==> flow/design.v <==
module cordic_dds # (
   parameter DW = 16,                
   parameter PIPE_DEPTH = 14,        
   parameter limP = 16'h4dba         
)
( 
   sin_o, cos_o, err_o,
   clk, phase_i
);
   input             clk;
   input [DW-1:0]    phase_i;        
   output [DW:0]     sin_o, cos_o;   
   output [DW:0]     err_o;          
   reg [DW:0] cos_r, sin_o_r;
   reg [DW:0] x[PIPE_DEPTH:0];
   reg [DW:0] y[PIPE_DEPTH:0];
   reg [DW:0] z[PIPE_DEPTH:0];
   reg [1:0] quadrant [PIPE_DEPTH:0];
   wire [DW:0] atan_rom[PIPE_DEPTH:0];
   assign atan_rom[0] = 8189;
   assign atan_rom[1] = 4834;
   assign atan_rom[2] = 2554;
   assign atan_rom[3] = 1296;
   assign atan_rom[4] = 650;
   assign atan_rom[5] = 325;
   assign atan_rom[6] = 162;
   assign atan_rom[7] = 81;
   assign atan_rom[8] = 40;
   assign atan_rom[9] = 20;
   assign atan_rom[10] = 10;
   assign atan_rom[11] = 5;
   assign atan_rom[12] = 2;
   assign atan_rom[13] = 1;
   assign atan_rom[14] = 0;
   always @ (posedge clk) begin  
      x[0] <= {1'b0, limP};
      y[0] <= 0;
      z[0] <= {3'b0, phase_i[DW-1-2:0]};  
   end
   always @ (posedge clk) begin  
      x[1] <= x[0] - y[0];
      y[1] <= x[0] + y[0];
      z[1] <= z[0] - atan_rom[0];  
   end
   generate
      genvar k;
      for(k=1; k<PIPE_DEPTH; k=k+1) begin
         always @ (posedge clk) begin
            if (z[k][DW]) begin  
               x[k+1] <= x[k] + {{k{y[k][DW]}},y[k][DW:k]};  
               y[k+1] <= y[k] - {{k{x[k][DW]}},x[k][DW:k]};  
               z[k+1] <= z[k] + atan_rom[k];
            end else begin
               x[k+1] <= x[k] - {{k{y[k][DW]}},y[k][DW:k]};
               y[k+1] <= y[k] + {{k{x[k][DW]}},x[k][DW:k]};
               z[k+1] <= z[k] - atan_rom[k];
            end
         end
      end
   endgenerate
   always @ (posedge clk) begin
      quadrant[0] <= phase_i[DW-1:DW-2];
   end
   generate
      genvar j;
      for(j=0; j<PIPE_DEPTH; j=j+1) begin
         always @ (posedge clk) begin
            quadrant[j+1] <= quadrant[j];
         end
      end
   endgenerate
   always @ (posedge clk)
      case(quadrant[PIPE_DEPTH])
         2'b00: begin
            cos_r <= x[PIPE_DEPTH];  
            sin_o_r <= y[PIPE_DEPTH];  
         end
         2'b01: begin
            cos_r <= ~(y[PIPE_DEPTH]) + 1'b1;  
            sin_o_r <= x[PIPE_DEPTH];  
         end
         2'b10: begin
            cos_r <= ~(x[PIPE_DEPTH]) + 1'b1;  
            sin_o_r <= ~(y[PIPE_DEPTH]) + 1'b1;  
         end
         2'b11: begin
            cos_r <= y[PIPE_DEPTH];  
            sin_o_r <= ~(x[PIPE_DEPTH]) + 1'b1;  
         end
      endcase
   assign cos_o = cos_r;
   assign sin_o = sin_o_r;
   assign err_o = z[PIPE_DEPTH];
endmodule
== Step by step through the tools: cordic_dds ==
The steps from the RTL of cordic_dds to its reports follow in flow order.
Line numbers count from 1 in the design file above.
Library cell names are shortened.
Not given: n/a
Inputs
  design top: cordic_dds
  clock input: clk
  standard-cell library: sky130hd
  library corner: tt_025C_1v80

== Word level ==
Yosys after proc, flatten, opt, wreduce and memory -nomap, before mapping. Enables and synchronous resets that opt folds into registers are not counted as muxes. Print and check cells are not counted. Equal cells are merged and count once.
Cells by class
  add/subtract/negate cells: 77
  multiply operators: 0
  div/mod/pow operators: 0
  magnitude comparators: 0
  eq/ne operators: 3
  shifts and indexed selects: 0
  multiplexer cells: 41
  bitwise logic cells: 2
  reduce/logical cells: 1
Operators by type and width (count)
  17-bit 2-to-1 mux: 37
  17-bit adder: 22
  17-bit subtractor: 22
  17-bit case mux with 4-bit select: 2
  17-bit by 1-bit adder with 17-bit output (second input constant): 3
  17-bit inverter: 2
  15-bit by 13-bit adder with 16-bit output: 2
  15-bit by 13-bit subtractor with 16-bit output: 2
  15-bit 2-to-1 mux: 2
  17-bit by 1-bit subtractor with 17-bit output (second input constant): 1
  17-bit by 10-bit adder with 17-bit output (second input constant): 1
  17-bit by 10-bit subtractor with 17-bit output (second input constant): 1
  17-bit by 11-bit adder with 17-bit output (second input constant): 1
  17-bit by 11-bit subtractor with 17-bit output (second input constant): 1
  17-bit by 12-bit adder with 17-bit output (second input constant): 1
  17-bit by 12-bit subtractor with 17-bit output (second input constant): 1
  17-bit by 13-bit adder with 17-bit output (second input constant): 1
  17-bit by 13-bit subtractor with 17-bit output (second input constant): 1
  17-bit by 2-bit adder with 17-bit output (second input constant): 1
  17-bit by 2-bit subtractor with 17-bit output (second input constant): 1
  17-bit by 3-bit adder with 17-bit output (second input constant): 1
  17-bit by 3-bit subtractor with 17-bit output (second input constant): 1
  17-bit by 4-bit adder with 17-bit output (second input constant): 1
  17-bit by 4-bit subtractor with 17-bit output (second input constant): 1
  17-bit by 5-bit adder with 17-bit output (second input constant): 1
  17-bit by 5-bit subtractor with 17-bit output (second input constant): 1
  17-bit by 6-bit adder with 17-bit output (second input constant): 1
  17-bit by 6-bit subtractor with 17-bit output (second input constant): 1
Other operator kinds: 10; their cells: 11.
Storage and ports
  register bits: 752
  bits in latches: 0
  RAM bits: 0
  memory bits (read-only): 0
  clocked read ports x word width: 0
  memories: 0
  bits of input ports: 17
  elaborated cells: 182

== Depth ==
Yosys ltp: most cells in a row. Word level: on the elaborated netlist, between registers, memories and ports. Mapped: between sequential cells and ports; inverters and the memories' decode and read muxes count.
Logic depth
  depth in word-level cells: 3
  ABC_AREA: 1
  gate-level depth with buffers: 20
  depth with buffers taken out: 20

== Mapped cells and area ==
Yosys stat after the flow's synthesis: flattened, memories mapped to cells. It holds for the ABC_AREA given above (unset counts as 0); a run with the other value may have another netlist.
Synthesis totals
  mapped cells: 7492
  cell area after synthesis: 51246.6 um2
  sequential area: 14373.8 um2
  mapped flip-flops: 718
  buffers: 46
Cells by type (count)
  dfxtp_1: 718
  nand2_1: 2133
  ha_1: 597
  xor2_1: 415
  inv_1: 908
  nand3_1: 596
  a21oi_1: 551
  nor2_1: 667
  o21ai_0: 320
  fa_1: 35
  xnor2_1: 54
  nand4_1: 74
  a21o_1: 58
  and2_1: 56
  o21ai_2: 27
  nor3_1: 43
  o21bai_1: 25
  buf_2: 33
Not listed: further types 31, cells in them 182.

== Worst setup path after synthesis ==
Source: OpenSTA report_checks on the synthesized netlist (no wires, ideal clock, input and output delay 20% of the period each), path of least setup slack; recovery checks are left aside. Register names are those of the netlist, which keeps one name where synthesis merged equal registers.
Timing post-synthesis
  path type: register to register
  from: reg y[8][8]
  to: reg x[9][15]
  period: 5.0 ns
  launch time at the first pin: 0.000 ns
  data arrival time: 2.214 ns
  required time: 4.888 ns
  setup slack: 2.674 ns
  path delay: 2.326 ns
  stages on the path: 19
  path buffers: 0
  synthesis period reached: 2.326 ns
"path delay" = arrival - input delay + setup time.
"stages on the path": output pins that drive a net of the path, with the launching flip-flop's if there is one; two outputs of one cell count as two.
"synthesis period reached" is the clock period less the worst setup slack; recovery checks do not enter. This is arithmetic on one report: input and output delays are still those of the set period (20% each).
The rows between start and end are the longest chain of elaborated cells between them; the timing report does not say that the signal goes this way. Where chains are equally long, one stands for them.
Each line given opens the expression or statement behind the cell; cells for indexed reads and writes are added by Yosys, which also makes memories of some case tables.
On the way, post-synthesis
  cells stage by stage: dfxtp_1 -> inv_1 -> ha_1 -> inv_1 -> nor2_1 -> nand3_1 -> nor2_1 -> nand2_1 -> ha_1 -> nand2_1 -> nand2_1 -> inv_1 -> ha_1 -> a21oi_1 -> o21ai_0 -> a21oi_1 -> nand2_1 -> nand2_1 -> nand2_1
  cells in the longest elaborated chain: 2
  elaborated cells on any way between the ends: 3
  source lines of those cells: 3
  classes of those cells: add/sub (2); mux (1)
RTL lines, path post-synthesis
  start, declared: line 16  | reg [DW:0] y[PIPE_DEPTH:0];
  start, assigned: line 51  | y[k+1] <= y[k] - {{k{x[k][DW]}},x[k][DW:k]};
  start, assigned: line 55  | y[k+1] <= y[k] + {{k{x[k][DW]}},x[k][DW:k]};
  17-bit subtractor: line 54  | x[k+1] <= x[k] - {{k{y[k][DW]}},y[k][DW:k]};
  17-bit 2-to-1 mux: line 49  | if (z[k][DW]) begin
  end, assigned: line 50  | x[k+1] <= x[k] + {{k{y[k][DW]}},y[k][DW:k]};
  end, assigned: line 54
  end, declared: line 15  | reg [DW:0] x[PIPE_DEPTH:0];

== Timing after layout ==
Path of least setup slack in the final report of job 1 (OpenROAD, finished layout, wires in). Where an end is a register, its clock arrival counts in the times.
Timing post-layout
  path type: register to register
  from: reg z[6][16]
  to: reg x[7][16]
  period: 7.0 ns
  launch time at the first pin: 0.64 ns
  data arrival time: 3.82 ns
  required time: 7.55 ns
  setup slack: 3.73 ns
  stages on the path: 14
  path buffers: 1
The rows between start and end are the longest chain of elaborated cells between them; the timing report does not say that the signal goes this way. Where chains are equally long, one stands for them.
On the way, post-layout
  cells stage by stage: dfxtp_1 -> inv_1 -> buf_2 -> o21ai_0 -> fa_1 -> nand2_1 -> nand2_1 -> nand3_1 -> nand2_1 -> nand2_1 -> nand2_1 -> inv_1 -> nand2_1 -> nand2_1
  cells in the longest elaborated chain: 1
  elaborated cells on any way between the ends: 1
  source lines of those cells: 1
  classes of those cells: mux (1)
RTL lines, path post-layout
  start, declared: line 17  | reg [DW:0] z[PIPE_DEPTH:0];
  start, assigned: line 52  | z[k+1] <= z[k] + atan_rom[k];
  start, assigned: line 56  | z[k+1] <= z[k] - atan_rom[k];
  17-bit 2-to-1 mux: line 49  | if (z[k][DW]) begin
  end, assigned: line 50  | x[k+1] <= x[k] + {{k{y[k][DW]}},y[k][DW:k]};
  end, assigned: line 54  | x[k+1] <= x[k] - {{k{y[k][DW]}},y[k][DW:k]};
  end, declared: line 15  | reg [DW:0] x[PIPE_DEPTH:0];

# Flow runs of cordic_dds

cordic_dds through Yosys and OpenROAD on sky130hd: 2 stored runs, unordered, with their settings and measured results. The constraints put input and output delay at 20% of the set period each and load the outputs with 0.01 pF.
"achieved clock period (ns)" means the clock period less the worst setup slack. The figure is calculated, with input and output delays left at 20% of the set period.
By "worst setup path time (ns)" is meant the share of the clock period that the worst setup path is allowed (20% is reserved at inputs, 20% at outputs), minus its slack. Clock arrival times at its registers enter into it.

Flow files of job 1
==> flow/run.sh <==
#!/bin/bash
# the make line also repeats the synthesis and layout settings of config.mk as NAME=value (left out here)
make -C /OpenROAD-flow-scripts/flow DESIGN_CONFIG=/design/flow/config.mk WORK_HOME=/design/flow/orfs CLKGATE_MAP_FILE= finish
==> flow/config.mk <==
export PLATFORM = sky130hd
export DESIGN_NAME = cordic_dds
export DESIGN_NICKNAME = cordic_dds
export VERILOG_FILES = /design/flow/design.v
export SDC_FILE = /design/flow/constraint.sdc
export NUM_CORES = 4
export LEC_CHECK = 0
export ABC_AREA = 1
export CAP_MARGIN = 0
export CELL_PAD_IN_SITES_DETAIL_PLACEMENT = 0
export CELL_PAD_IN_SITES_GLOBAL_PLACEMENT = 2
export CORE_MARGIN = 9
export CORE_UTILIZATION = 20
export CTS_CLUSTER_DIAMETER = 232
export CTS_CLUSTER_SIZE = 23
export GPL_ROUTABILITY_DRIVEN = 0
export GPL_TIMING_DRIVEN = 0
export HOLD_SLACK_MARGIN = 0.08
export MIN_ROUTING_LAYER = met1
export PLACE_DENSITY_LB_ADDON = 0.27
export SETUP_SLACK_MARGIN = 0.04
export SLEW_MARGIN = 5
export TNS_END_PERCENT = 10
==> flow/constraint.sdc <==
create_clock -name core_clock -period 7.0 [get_ports {clk}]
set_input_delay 1.4000 -clock core_clock [delete_from_list [all_inputs] [get_ports {clk}]]
set_output_delay 1.4000 -clock core_clock [all_outputs]
set_load 0.01 [all_outputs]

report of job 1
yosys chip area after synthesis (um^2): 51246.6
finish__design__die__area: 274780.0
finish__design__instance__area__stdcell: 57147.3
finish__design__instance__utilization: 0.2246
finish__timing__setup__ws: 3.732
finish__timing__setup__tns: 0.000
finish__timing__hold__ws: 0.326
achieved clock period (ns): 3.268
worst setup path time (ns): 3.27
worst setup path kind: register to register

Flow files of job 2
==> flow/run.sh <==
#!/bin/bash
# the make line also repeats the synthesis and layout settings of config.mk as NAME=value (left out here)
make -C /OpenROAD-flow-scripts/flow DESIGN_CONFIG=/design/flow/config.mk WORK_HOME=/design/flow/orfs CLKGATE_MAP_FILE= finish
==> flow/config.mk <==
export PLATFORM = sky130hd
export DESIGN_NAME = cordic_dds
export DESIGN_NICKNAME = cordic_dds
export VERILOG_FILES = /design/flow/design.v
export SDC_FILE = /design/flow/constraint.sdc
export NUM_CORES = 4
export LEC_CHECK = 0
export ABC_AREA = 0
export CAP_MARGIN = 25
export CELL_PAD_IN_SITES_GLOBAL_PLACEMENT = 1
export CORE_MARGIN = 2
export CORE_UTILIZATION = 39
export CTS_CLUSTER_DIAMETER = 217
export HOLD_SLACK_MARGIN = 0.16
export SLEW_MARGIN = 20
==> flow/constraint.sdc <==
create_clock -name core_clock -period 5.0 [get_ports {clk}]
set_input_delay 1.0000 -clock core_clock [delete_from_list [all_inputs] [get_ports {clk}]]
set_output_delay 1.0000 -clock core_clock [all_outputs]
set_load 0.01 [all_outputs]

report of job 2
yosys chip area after synthesis (um^2): 43683.1
finish__design__die__area: 114701.0
finish__design__instance__area__stdcell: 49132.1
finish__design__instance__utilization: 0.4433
finish__timing__setup__ws: 1.163
finish__timing__setup__tns: 0.000
finish__timing__hold__ws: 0.322
achieved clock period (ns): 3.837
worst setup path time (ns): 3.84
worst setup path kind: register to register
